==> flow/design.v <==
`timescale 1ns / 1ps
module FIFO(clk, rst, wr_en, rd_en, buf_in, buf_out, buf_empty, buf_full, fifo_counter);
input clk, rst, wr_en, rd_en;
input [7:0] buf_in;
output [7:0] buf_out;
output buf_empty, buf_full;
output [6:0] fifo_counter;
reg [7:0] buf_out;
reg buf_empty, buf_full;
reg [6:0] fifo_counter;
reg [5:0] rd_ptr, wr_ptr;
reg [7:0] buf_mem[63:0];
always@ (fifo_counter) begin
    buf_empty = (fifo_counter == 0);  
    buf_full = (fifo_counter == 64);  
end
always @(posedge clk or posedge rst) begin
    if( rst )  
        fifo_counter <= 0;
    else if((!buf_full && wr_en) && (!buf_empty && rd_en))  
        fifo_counter <= fifo_counter;
    else if (!buf_full && wr_en)  
        fifo_counter <= fifo_counter + 1;
    else if (!buf_empty && rd_en)  
        fifo_counter <= fifo_counter - 1;
    else  
        fifo_counter <= fifo_counter;
end
always @(posedge clk or posedge rst) begin
    if (rst)  
        buf_out <= 0;
    else begin
        if (rd_en && !buf_empty)
            buf_out <= buf_mem[rd_ptr];
        else  
            buf_out <= buf_out;
    end
end
always @(posedge clk) begin
    if (!buf_full && wr_en)
        buf_mem[wr_ptr] <= buf_in;
    else
        buf_mem[wr_ptr] <= buf_mem[wr_ptr];
end
always @(posedge clk or posedge rst) begin
    if(rst) begin
        wr_ptr <= 0;
        rd_ptr <= 0;
    end
    else begin
        if (!buf_full && wr_en)  
            wr_ptr <= wr_ptr + 1;
        else  
            wr_ptr <= wr_ptr;
        if (!buf_empty && rd_en)  
            rd_ptr <= rd_ptr + 1;
        else  
            rd_ptr <= rd_ptr;               
    end
end
endmodule
Wiki page: FIFO / tool data

* From RTL to reports: FIFO
Module FIFO before and after one edit of its RTL, step after step.
"original" refers to lines of the RTL above, "edited" to lines of the edited file.
"change" is "edited" less "original", of the values as shown.
Library cell names are shortened.
A cell with -- has no value.
- Top module :: FIFO
- Clock input :: clk
- Library :: sky130hd
- Corner :: tt_025C_1v80

* The edit
The edit as a unified diff against the file above.
The edit is scripted: it alters the design's behaviour and was not made to optimise anything.
#+begin_src diff
@@ -23,5 +23,5 @@
         fifo_counter <= fifo_counter + 1;
     else if (!buf_empty && rd_en)  
-        fifo_counter <= fifo_counter - 1;
+        fifo_counter <= fifo_counter ^ 1;
     else  
         fifo_counter <= fifo_counter;
#+end_src

* After elaboration
Yosys after proc, flatten, opt, wreduce and memory -nomap, before mapping. Memory bits, and registers merged into a memory's read port (data or address), are not among the register bits. Print and check cells are not counted. Equal cells are merged and count once.
Memory sizes are those after Yosys's memory passes, which may raise the word count (mostly to a power of two), join words into wider ones and drop unused or constant bits.
** Bit counts
- flip-flop bits (word level) :: original 19, edited 19, change 0
- bits in writable memories :: original 512, edited 512, change 0
- clocked read ports x word width :: original 8, edited 8, change 0
- memories :: original 1, edited 1, change 0
- bits of input ports :: original 12, edited 12, change 0
- output and inout bits :: original 17, edited 17, change 0
- cells after elaboration :: original 28, edited 30, change +2
** Memory list
- words x width with read and write ports :: original buf_mem 64 x 8 bit 1R1W, edited buf_mem 64 x 8 bit 1R1W
** Operators by class
- add/subtract/negate cells :: original 4, edited 3, change -1
- equality and inequality tests :: original 2, edited 2, change 0
- multiplexer cells :: original 7, edited 7, change 0
- bitwise operators :: original 2, edited 3, change +1
- reduce/logical cells :: original 9, edited 10, change +1
** Operators by type and width
- two-way mux 1 bit :: original 2, edited 3, change +1
- two-way mux 7 bit :: original 2, edited 1, change -1
- AND reduction 2 bit :: original 2, edited 3, change +1
- inverter 1 bit :: original 1, edited 2, change +1
- subtractor 7 x 1 -> 7 bit (second input constant) :: original 1, edited 0, change -1
- logical AND 1 bit :: original 3, edited 3, change 0
- two-way mux 8 bit :: original 3, edited 3, change 0
- adder 6 x 1 -> 6 bit (second input constant) :: original 2, edited 2, change 0
- zero test 1 bit :: original 2, edited 2, change 0
- adder 7 x 1 -> 7 bit (second input constant) :: original 1, edited 1, change 0
- equality test 7 bit (second input constant) :: original 1, edited 1, change 0
- zero test 7 bit :: original 1, edited 1, change 0
- != test 1 bit (second input constant) :: original 1, edited 1, change 0
- OR 1 bit :: original 1, edited 1, change 0
- nonzero test 2 bit :: original 1, edited 1, change 0

* Logic depth
Depth = most cells in a row (Yosys ltp): at word level without a register or memory, in the mapped netlist without a sequential cell, where the memories' decode and read muxes count.
** Logic depth
- depth after elaboration :: original 6, edited 6, change 0
- ABC_AREA :: original 0, edited 0
- gate-level depth with buffers :: original 10, edited 12, change +2
- mapped depth without buffers :: original 9, edited 11, change +2

* Netlist
Yosys stat after the flow's synthesis: flattened, memories mapped to cells. It holds for the ABC_AREA given above (unset counts as 0); a run with the other value may have another netlist.
** Mapped netlist
- cells in the netlist :: original 1111, edited 1119, change +8
- cell area after synthesis (sq um) :: original 21374.2, edited 21369.2, change -5.0
- sequential area (sq um) :: original 16050.4, edited 16050.4, change 0.0
- mapped flip-flops :: original 539, edited 539, change 0
- buffer cells :: original 60, edited 62, change +2
** Cell types
- a211o_1 :: original 13, edited 0, change -13
- mux2i_1 :: original 87, edited 76, change -11
- o22ai_1 :: original 15, edited 26, change +11
- mux2_2 :: original 32, edited 42, change +10
- a21oi_1 :: original 10, edited 3, change -7
- a221oi_1 :: original 8, edited 15, change +7
- o2111ai_1 :: original 8, edited 1, change -7
- o22a_1 :: original 8, edited 1, change -7
- or3_1 :: original 1, edited 8, change +7
- nor2_1 :: original 84, edited 90, change +6
- mux4_2 :: original 83, edited 77, change -6
- a221o_1 :: original 6, edited 0, change -6
- buf_6 :: original 1, edited 7, change +6
- nand3_1 :: original 12, edited 7, change -5
- o21ai_0 :: original 4, edited 9, change +5
- nor3_1 :: original 2, edited 7, change +5
- a21boi_0 :: original 0, edited 5, change +5
- o211ai_1 :: original 22, edited 18, change -4
The list need not be complete.

* Path before layout
OpenSTA on the mapped netlist: ideal clock, no wires. The path of least setup slack (recovery checks aside). Input and output delay are each 20% of the period. Register names are those of the netlist, which keeps one name where synthesis merged equal registers.
** Timing post-synthesis
- kind :: original flip-flop to flip-flop, edited flip-flop to flip-flop
- start :: original register fifo_counter[5], edited register fifo_counter[0]
- end :: original register fifo_counter[5], edited register fifo_counter[6]
- clock period (ps) :: original 5000, edited 5000, change 0
- library setup time (ps) :: original 123, edited 120, change -3
- time at the first pin (ps) :: original 0, edited 0, change 0
- arrival (ps) :: original 2838, edited 2404, change -434
- required time (ps) :: original 4877, edited 4880, change +3
- path slack (ps) :: original 2039, edited 2476, change +437
- delay of the path (ps) :: original 2961, edited 2524, change -437
- stages :: original 11, edited 13, change +2
- path buffers :: original 1, edited 1, change 0
- synthesis period reached (ps) :: original 2961, edited 2524, change -437
"delay of the path" is the arrival time less input delay plus setup time.
"stages" counts driving pins, that of a launching flip-flop among them; a cell with two outputs on the path counts twice.
"synthesis period reached" = period - worst setup slack (recovery checks aside). The figure is calculated, with input and output delays left at 20% of the set period.
The rows between start and end are the longest chain of elaborated cells between them; the timing report does not say that the signal goes this way. Where chains are equally long, one stands for them.
A line is the first line of the expression or statement that the cell stems from. Yosys adds cells for indexed reads and writes and turns some case tables into memories.
A register here has more assigning lines than the two given.
On the way, post-synthesis, original:
- Path through :: dfrtp_1 or4_4 o41a_1 buf_6 inv_1 ha_1 a21o_1 a21oi_1 o21bai_1 a2111o_1 o221a_1
- Length of the longest elaborated chain :: 6
- Elaborated cells on any way between the ends :: 14
- Classes of those cells :: add/sub: 2; eq/ne: 1; mux: 2; logic: 1; reduce/logical: 8
** Ends and longest elaborated chain, post-synthesis, original
- start: declaration :: line 7 : output [6:0] fifo_counter;
- start: assignment :: line 21 : fifo_counter <= fifo_counter;
- start: assignment :: line 23 : fifo_counter <= fifo_counter + 1;
- equality test 7 bit :: line 15 : buf_full = (fifo_counter == 64);
- zero test 1 bit :: line 20 : else if((!buf_full && wr_en) && (!buf_empty && rd_en))
- logical AND 1 bit x2 :: line 20
- inverter 1 bit
- AND reduction 2 bit
- end: assignment :: line 21
- end: assignment :: line 23
- end: declaration :: line 7
On the way, post-synthesis, edited:
- Path through :: dfrtp_1 inv_1 ha_1 or4b_4 nor3_4 nor2b_1 inv_2 buf_2 ha_1 nand4_1 nor2_1 xnor2_1 nor2_1
- Length of the longest elaborated chain :: 6
- Elaborated cells on any way between the ends :: 11
- Classes of those cells :: add/sub: 1; eq/ne: 1; mux: 1; logic: 1; reduce/logical: 7
** Ends and longest elaborated chain, post-synthesis, edited
- start: declaration :: line 7 : output [6:0] fifo_counter;
- start: assignment :: line 21 : fifo_counter <= fifo_counter;
- start: assignment :: line 23 : fifo_counter <= fifo_counter + 1;
- zero test 7 bit :: line 14 : buf_empty = (fifo_counter == 0);
- zero test 1 bit :: line 20 : else if((!buf_full && wr_en) && (!buf_empty && rd_en))
- logical AND 1 bit x2 :: line 20
- inverter 1 bit
- AND reduction 2 bit
- end: assignment :: line 21
- end: assignment :: line 23
- end: declaration :: line 7
Nets of the timed path that keep an RTL name, with a line that drives or declares them; the list need not be complete.
** Nets with RTL names, path post-synthesis, edited (line)
- buf_empty :: 14

* Path in the finished layout
From the final timing report of the runs of set A: the path of least setup slack in the routed layout; clock arrival at registers is part of the times.
The report prints the path's times to 10 ps; the period is as set.
** Timing post-layout
- kind :: original flip-flop to output port, edited flip-flop to output port
- start :: original register fifo_counter[5], edited register fifo_counter[0]
- end :: original output buf_full, edited output buf_full
- clock period (ps) :: original 3710, edited 3710, change 0
- output delay (ps) :: original 740, edited 740, change 0
- time at the first pin (ps) :: original 590, edited 590, change 0
- arrival (ps) :: original 2770, edited 2470, change -300
- required time (ps) :: original 2970, edited 2970, change 0
- path slack (ps) :: original 200, edited 500, change +300
- stages :: original 4, edited 6, change +2
- path buffers :: original 1, edited 1, change 0
The rows between start and end are the longest chain of elaborated cells between them; the timing report does not say that the signal goes this way. Where chains are equally long, one stands for them.
A register here has more assigning lines than the two given.
On the way, post-layout, original:
- Path through :: dfrtp_1 or4_4 nor4_1 clkdlybuf4s50_1
- Length of the longest elaborated chain :: 1
- Elaborated cells on any way between the ends :: 1
- RTL lines with such cells :: 1
- Classes of those cells :: eq/ne: 1
** Ends and longest elaborated chain, post-layout, original
- start: declaration :: line 7 : output [6:0] fifo_counter;
- start: assignment :: line 21 : fifo_counter <= fifo_counter;
- start: assignment :: line 23 : fifo_counter <= fifo_counter + 1;
- equality test 7 bit :: line 15 : buf_full = (fifo_counter == 64);
- end: declaration :: line 6 : output buf_empty, buf_full;
On the way, post-layout, edited:
- Path through :: dfrtp_1 inv_1 ha_1 or4b_4 nor3_1 clkdlybuf4s50_1
- Length of the longest elaborated chain :: 1
- Elaborated cells on any way between the ends :: 1
- RTL lines with such cells :: 1
- Classes of those cells :: eq/ne: 1
** Ends and longest elaborated chain, post-layout, edited
- start: declaration :: line 7 : output [6:0] fifo_counter;
- start: assignment :: line 21 : fifo_counter <= fifo_counter;
- start: assignment :: line 23 : fifo_counter <= fifo_counter + 1;
- equality test 7 bit :: line 15 : buf_full = (fifo_counter == 64);
- end: declaration :: line 6 : output buf_empty, buf_full;

* Layout results
Both versions went through the flow (Yosys, OpenROAD) with the same settings in each pair. Constraints: input delay and output delay 20% of the set period each, output load 0.01 pF.
Settings, set A:
- CORE_UTILIZATION :: 40
- period_ns :: 3.71
- CAP_MARGIN :: 20
- CORE_MARGIN :: 2
- SLEW_MARGIN :: 20
** Measured results, set A
- cell area after synthesis (sq um) :: original 21374.2, edited 21369.2, change -5.0
- full die area (sq um) :: original 55300.2, edited 55288.5, change -11.7
- post-route utilization (%) :: original 47.1, edited 46.6, change -0.5
- worst setup slack after layout (ps) :: original 202, edited 498, change +296
- summed negative setup slack (ps) :: original 0, edited 0, change 0
- worst hold slack in the final report (ps) :: original 522, edited 391, change -131
- total design power (mW) :: original 17.920, edited 17.993, change +0.073
- clock period achieved (ps) :: original 3508, edited 3212, change -296
Settings, set B:
- ABC_AREA :: 1
- CAP_MARGIN :: 40
- CELL_PAD_IN_SITES_GLOBAL_PLACEMENT :: 0
- CORE_UTILIZATION :: 22
- CTS_CLUSTER_DIAMETER :: 127
- GPL_ROUTABILITY_DRIVEN :: 1
- HOLD_SLACK_MARGIN :: 0.1
- MAX_ROUTING_LAYER :: met4
- PLACE_DENSITY_LB_ADDON :: 0.29
- SETUP_SLACK_MARGIN :: 0.26
- SLEW_MARGIN :: 15
- TNS_END_PERCENT :: 80
- period_ns :: 2.4
- CORE_MARGIN :: 2
** Measured results, set B
- cell area after synthesis (sq um) :: original 22980.8, edited 22789.4, change -191.4
- full die area (sq um) :: original 107060.0, edited 106178.0, change -882.0
- post-route utilization (%) :: original 28.3, edited 27.8, change -0.5
- worst setup slack after layout (ps) :: original 158, edited 231, change +73
- summed negative setup slack (ps) :: original 0, edited 0, change 0
- total design power (mW) :: original 34.306, edited 33.406, change -0.900
- clock period achieved (ps) :: original 2242, edited 2169, change -73
"clock period achieved" is the run's clock period less its worst setup slack. It is reckoned from that one timing run; input and output delays stay at 20% of the period that was set.
By "total design power" is meant OpenSTA's value without simulated activity: inputs other than the clock are taken to toggle once in ten clock periods, and the tool carries that through the logic.
